==> flow/design.v <==
module comparator 
#(
  parameter DATA_WIDTH  = 16,
  parameter BINARY_TREE = 1,
  parameter NUM_INPUTS  = 16
)
(
  input  logic [NUM_INPUTS-1:0][DATA_WIDTH-1 : 0] cmp_ip,
  output logic [$clog2(NUM_INPUTS)-1 :0]  out
);
  generate if (BINARY_TREE == 0) begin
    always_comb begin
      out      = '0;
      for (int i =0; i < NUM_INPUTS; ++i) begin
        if (cmp_ip[i] > cmp_ip[out]) begin
          out      = i;
        end
      end
    end
  end else begin
    logic [$clog2(NUM_INPUTS)-1 : 0] out_stg[$clog2(NUM_INPUTS) + 1][NUM_INPUTS];
    logic [DATA_WIDTH-1 : 0]         cmp_stg[$clog2(NUM_INPUTS) + 1][NUM_INPUTS];
    always_comb begin
      for (int i = 0; i < NUM_INPUTS; i++) begin
        cmp_stg[0][i]  = cmp_ip[i];
        out_stg[0][i]  = i;
      end
      for (int i = 0;i < $clog2(NUM_INPUTS); i++) begin
        for (int j = 0;j < NUM_INPUTS; ++j) begin
          out_stg[i+1][j]    = 'X;
          cmp_stg[i+1][j]    = 'X;
        end
      end
      for (int i = 0;i < $clog2(NUM_INPUTS); i++) begin
        for (int j = 0;j < (NUM_INPUTS/2**i); j= j+2) begin
          if (cmp_stg[i][j] > cmp_stg[i][j+1]) begin
            out_stg[i+1][j/2]    = out_stg[i][j];
            cmp_stg[i+1][j/2]    = cmp_stg[i][j];
          end else begin
            out_stg[i+1][j/2]    = out_stg[i][j+1];
            cmp_stg[i+1][j/2]    = cmp_stg[i][j+1];
          end
        end
      end
      out   = out_stg[$clog2(NUM_INPUTS)][0];
    end
  end
  endgenerate
endmodule
module argmax16 (
  input  logic         clk,
  input  logic         rstn,        
  input  logic         in_valid,
  input  logic [255:0] in_data,     
  output logic         out_valid,
  output logic [3:0]   out_idx
);
  logic [255:0] data_q;
  logic         valid_q;
  logic [3:0]   idx_c;
  always_ff @(posedge clk or negedge rstn) begin
    if (!rstn) begin
      valid_q   <= 1'b0;
      out_valid <= 1'b0;
    end else begin
      valid_q   <= in_valid;
      out_valid <= valid_q;
    end
  end
  always_ff @(posedge clk) begin
    data_q  <= in_data;
    out_idx <= idx_c;
  end
  comparator #(
    .DATA_WIDTH  (16),
    .BINARY_TREE (1),
    .NUM_INPUTS  (16)
  ) u_cmp (
    .cmp_ip (data_q),
    .out    (idx_c)
  );
endmodule
* Step by step through the tools: argmax16
Tool output for the design above, in the order of the flow. Lines are those of the file above, counted from 1. Cell names lack the library's common part. Not given: -
Design: top argmax16, clock port clk, cell library sky130hd, timing corner tt_025C_1v80

* Word level
Source: Yosys, flattened and elaborated. Widths are those after wreduce; folded enables and synchronous resets count as part of the registers. Registers that Yosys merges into a memory's read port (data or address) are not register bits. Print and check cells do not count. Equal cells are merged and count once.
Storage and ports: bits in registers 262, input bits 259, output and inout port bits 5, cells after elaboration 48
Operators by class: order comparisons 15, multiplexer cells 29
Operators with widths (number):
- > comparator 16 bit | 15
- two-way mux 16 bit | 14
- two-way mux 2 bit | 4
- two-way mux 1 bit | 8
- two-way mux 3 bit | 2
- two-way mux 4 bit | 1

* Longest topological paths
Yosys ltp: most cells in a row. Word level: on the elaborated netlist, between registers, memories and ports. Mapped: between sequential cells and ports; inverters and the memories' decode and read muxes count.
Depth: depth in word-level cells 8, ABC_AREA 1, depth in mapped cells 56, gate-level depth less buffers 53

* Mapped cells and area
Yosys stat after the flow's synthesis: flattened, memories mapped to cells. It holds for the ABC_AREA given above (unset counts as 0); a run with the other value may have another netlist.
Mapped netlist: standard cells after synthesis 1993, synthesis area 15073.2 sq um, sequential part of the area 5255.0 sq um, flip-flop cells 262, buffers 36
Cell types:
- dfxtp_1 | number 260, total area 5.2E+03 sq um
- ha_1 | number 240, total area 3002.88 sq um
- nand2_1 | number 509, total area 1.91E+03 sq um
- nand3_1 | number 309, total area 1.55E+03 sq um
- inv_1 | number 263, total area 987.197 sq um
- a21oi_1 | number 105, total area 525.504 sq um
- and2_1 | number 64, total area 400.384 sq um
- nor2_1 | number 66, total area 247.738 sq um
- nand3b_1 | number 30, total area 225.216 sq um
- o21ai_0 | number 30, total area 150.144 sq um
- nand2_2 | number 20, total area 125.12 sq um
- nand4_1 | number 16, total area 100.096 sq um
- buf_4 | number 13, total area 97.594 sq um
- o21a_1 | number 11, total area 82.579 sq um
- buf_2 | number 13, total area 65.062 sq um
- dfrtp_1 | number 2, total area 50.048 sq um
- nand3_2 | number 5, total area 50.048 sq um
- o21bai_1 | number 6, total area 45.043 sq um
Other cell types: 14; their cells: 31.

* Timing after synthesis
Path of least setup slack by OpenSTA after synthesis, without wires, with an ideal clock, recovery checks aside; 20% of the period is set as input and as output delay. Where synthesis merged equal registers, the netlist keeps one of their names.
Path after synthesis: kind register to register, start point register data_q[59], end point register out_idx[0], period 8.5 ns, library setup time 0.114 ns, time at the first pin 0.000 ns, data arrival time 5.340 ns, data required time 8.386 ns, slack 3.047 ns, delay of the path 5.454 ns, stages on the path 45, buffers on the path 3, synthesis period reached 5.453 ns
"delay of the path" is the arrival time less input delay plus setup time. "stages on the path": output pins that drive a net of the path, with the launching flip-flop's if there is one; two outputs of one cell count as two. "synthesis period reached" = period - worst setup slack (recovery checks aside). The figure is calculated, with input and output delays left at 20% of the set period. Between the ends stands the longest chain of elaborated cells between them, by number of cells; it is not shown to be the way that was timed. Of several equally long chains one is given. Each line given opens the expression or statement behind the cell; cells for indexed reads and writes are added by Yosys, which also makes memories of some case tables.
Between the ends, after synthesis: cells stage by stage dfxtp_1 -> inv_1 -> ha_1 -> a21oi_1 -> o21ai_0 -> a21oi_1 -> nand2_2 -> nand2_2 -> buf_4 -> nand2_1 -> and2_1 -> ha_1 -> nand2_1 -> nor2_1 -> nand2_1 -> inv_1 -> nand2_1 -> a21oi_2 -> (+9 left out) -> nand2_1 -> nand2_1 -> nand2_1 -> o21ai_2 -> clkbuf_1 -> nand3_1 -> nand2_1 -> ha_1 -> nand2_1 -> inv_1 -> o21ai_0 -> nand2_1 -> a21oi_1 -> nand2_1 -> o21ai_1 -> inv_1 -> nand3_1 -> nand2_1, cells in the longest elaborated chain 8, elaborated cells on any way between the ends 11, source lines of those cells 1, classes of those cells compare: 4; mux: 7
RTL lines, path after synthesis:
- from (decl) | RTL line 58 | logic [255:0] data_q;
- from (assign) | RTL line 71 | data_q  <= in_data;
- > comparator 16 bit | RTL line 36 | if (cmp_stg[i][j] > cmp_stg[i][j+1]) begin
- two-way mux 16 bit | RTL line 36
- > comparator 16 bit | RTL line 36
- two-way mux 16 bit | RTL line 36
- > comparator 16 bit | RTL line 36
- two-way mux 16 bit | RTL line 36
- > comparator 16 bit | RTL line 36
- two-way mux 4 bit | RTL line 36
- to (assign) | RTL line 72 | out_idx <= idx_c;
- to (decl) | RTL line 56 | output logic [3:0]   out_idx
Nets of the timed path that keep an RTL name, with a line that drives or declares them; the list need not be complete.
Nets with RTL names, path after synthesis (RTL line):
- idx_c[3] | 36

* Path in the finished layout
Path of least setup slack in the final report of flow run A (OpenROAD, finished layout, wires in). Where an end is a register, its clock arrival counts in the times.
Path post-layout: kind register to register, start point register data_q[57], end point register out_idx[0], period 7.86 ns, library setup time 0.10 ns, time at the first pin 0.54 ns, data arrival time 7.57 ns, data required time 8.30 ns, slack 0.73 ns, stages on the path 40, buffers on the path 0
Between the ends stands the longest chain of elaborated cells between them, by number of cells; it is not shown to be the way that was timed. Of several equally long chains one is given.
Between the ends, post-layout: cells stage by stage dfxtp_1 -> inv_1 -> ha_1 -> nand4_1 -> nor3_2 -> nand3_2 -> nand2_2 -> nand2_1 -> and2_1 -> ha_1 -> nand2_1 -> nor2_1 -> nand2_1 -> inv_1 -> nand2_1 -> a21oi_2 -> nand3_1 -> and2_1 -> (+4 left out) -> nand2_1 -> nand2_1 -> nand2_1 -> nand2_1 -> a21oi_2 -> nand3_1 -> nand2_1 -> ha_1 -> nand2_1 -> inv_1 -> o21ai_0 -> nand2_1 -> a21oi_1 -> nand2_1 -> o21ai_1 -> inv_1 -> nand3_1 -> nand2_1, cells in the longest elaborated chain 8, elaborated cells on any way between the ends 11, source lines of those cells 1, classes of those cells compare: 4; mux: 7
RTL lines, path post-layout:
- from (decl) | RTL line 58 | logic [255:0] data_q;
- from (assign) | RTL line 71 | data_q  <= in_data;
- > comparator 16 bit | RTL line 36 | if (cmp_stg[i][j] > cmp_stg[i][j+1]) begin
- two-way mux 16 bit | RTL line 36
- > comparator 16 bit | RTL line 36
- two-way mux 16 bit | RTL line 36
- > comparator 16 bit | RTL line 36
- two-way mux 16 bit | RTL line 36
- > comparator 16 bit | RTL line 36
- two-way mux 4 bit | RTL line 36
- to (assign) | RTL line 72 | out_idx <= idx_c;
- to (decl) | RTL line 56 | output logic [3:0]   out_idx
Nets of the timed path that keep an RTL name, with a line that drives or declares them; the list need not be complete.
Nets with RTL names, path post-layout (RTL line):
- idx_c[3] | 36

FLOW RESULTS
============

Settings and measured results of 3 stored flow runs for module argmax16 (sky130hd), not sorted in any way. The constraints put input and output delay at 20% of the set period each and load the outputs with 0.01 pF.
"reached clock period" is the run's clock period less its worst setup slack. It is reckoned from that one timing run; input and output delays stay at 20% of the period that was set.
"total power after layout": no workload was simulated; the value follows from the tool's default switching activity.

[flow run A] flow files
==> flow/run.sh <==
#!/bin/bash
# the make line also repeats the synthesis and layout settings of config.mk as NAME=value (left out here)
make -C /OpenROAD-flow-scripts/flow DESIGN_CONFIG=/design/flow/config.mk WORK_HOME=/design/flow/orfs CLKGATE_MAP_FILE= finish
==> flow/config.mk <==
export PLATFORM = sky130hd
export DESIGN_NAME = argmax16
export DESIGN_NICKNAME = argmax16
export VERILOG_FILES = /design/flow/design.v
export SDC_FILE = /design/flow/constraint.sdc
export NUM_CORES = 4
export LEC_CHECK = 0
export ABC_AREA = 1
export CAP_MARGIN = 20
export CORE_MARGIN = 2
export CORE_UTILIZATION = 52
export GPL_TIMING_DRIVEN = 1
export MAX_ROUTING_LAYER = met5
export PLACE_DENSITY_LB_ADDON = 0.18
export SLEW_MARGIN = 20
==> flow/constraint.sdc <==
create_clock -name core_clock -period 7.86 [get_ports {clk}]
set_input_delay 1.5720 -clock core_clock [delete_from_list [all_inputs] [get_ports {clk}]]
set_output_delay 1.5720 -clock core_clock [all_outputs]
set_load 0.01 [all_outputs]

[flow run A] result: synthesis area 15073.2 sq um; area of the die 30364.8 sq um; setup slack of the critical path 0.729 ns; standard-cell area after routing 18884.4 sq um; reached clock period 7.131 ns; total power after layout 4904 uW; setup TNS 0.000 ns

[flow run B] flow files
==> flow/run.sh <==
#!/bin/bash
# the make line also repeats the synthesis and layout settings of config.mk as NAME=value (left out here)
make -C /OpenROAD-flow-scripts/flow DESIGN_CONFIG=/design/flow/config.mk WORK_HOME=/design/flow/orfs CLKGATE_MAP_FILE= finish
==> flow/config.mk <==
export PLATFORM = sky130hd
export DESIGN_NAME = argmax16
export DESIGN_NICKNAME = argmax16
export VERILOG_FILES = /design/flow/design.v
export SDC_FILE = /design/flow/constraint.sdc
export NUM_CORES = 4
export LEC_CHECK = 0
export CAP_MARGIN = 0
export CORE_ASPECT_RATIO = 0.87
export CORE_MARGIN = 10
export CORE_UTILIZATION = 40
export CTS_CLUSTER_SIZE = 91
export GPL_TIMING_DRIVEN = 0
export HOLD_SLACK_MARGIN = 0.05
export MAX_ROUTING_LAYER = met4
export SETUP_SLACK_MARGIN = 0.77
export SLEW_MARGIN = 20
==> flow/constraint.sdc <==
create_clock -name core_clock -period 7.15 [get_ports {clk}]
set_input_delay 1.4300 -clock core_clock [delete_from_list [all_inputs] [get_ports {clk}]]
set_output_delay 1.4300 -clock core_clock [all_outputs]
set_load 0.01 [all_outputs]

[flow run B] result: synthesis area 13824.5 sq um; area of the die 42414.6 sq um; setup slack of the critical path -0.016 ns; standard-cell area after routing 20748.6 sq um; reached clock period 7.166 ns; total power after layout 5948 uW; setup TNS -0.016 ns

[flow run C] flow files
==> flow/run.sh <==
#!/bin/bash
# the make line also repeats the synthesis and layout settings of config.mk as NAME=value (left out here)
make -C /OpenROAD-flow-scripts/flow DESIGN_CONFIG=/design/flow/config.mk WORK_HOME=/design/flow/orfs CLKGATE_MAP_FILE= finish
==> flow/config.mk <==
export PLATFORM = sky130hd
export DESIGN_NAME = argmax16
export DESIGN_NICKNAME = argmax16
export VERILOG_FILES = /design/flow/design.v
export SDC_FILE = /design/flow/constraint.sdc
export NUM_CORES = 4
export LEC_CHECK = 0
export ABC_AREA = 0
export CAP_MARGIN = 15
export CORE_ASPECT_RATIO = 1.11
export CORE_MARGIN = 3
export CORE_UTILIZATION = 63
export CTS_CLUSTER_SIZE = 88
export GPL_TIMING_DRIVEN = 0
export MAX_ROUTING_LAYER = met5
export MIN_ROUTING_LAYER = met2
export PLACE_DENSITY_LB_ADDON = 0.14
export SLEW_MARGIN = 20
export TNS_END_PERCENT = 65
==> flow/constraint.sdc <==
create_clock -name core_clock -period 4.86 [get_ports {clk}]
set_input_delay 0.9720 -clock core_clock [delete_from_list [all_inputs] [get_ports {clk}]]
set_output_delay 0.9720 -clock core_clock [all_outputs]
set_load 0.01 [all_outputs]

[flow run C] result: did not finish, routing stopped with GRT-0116
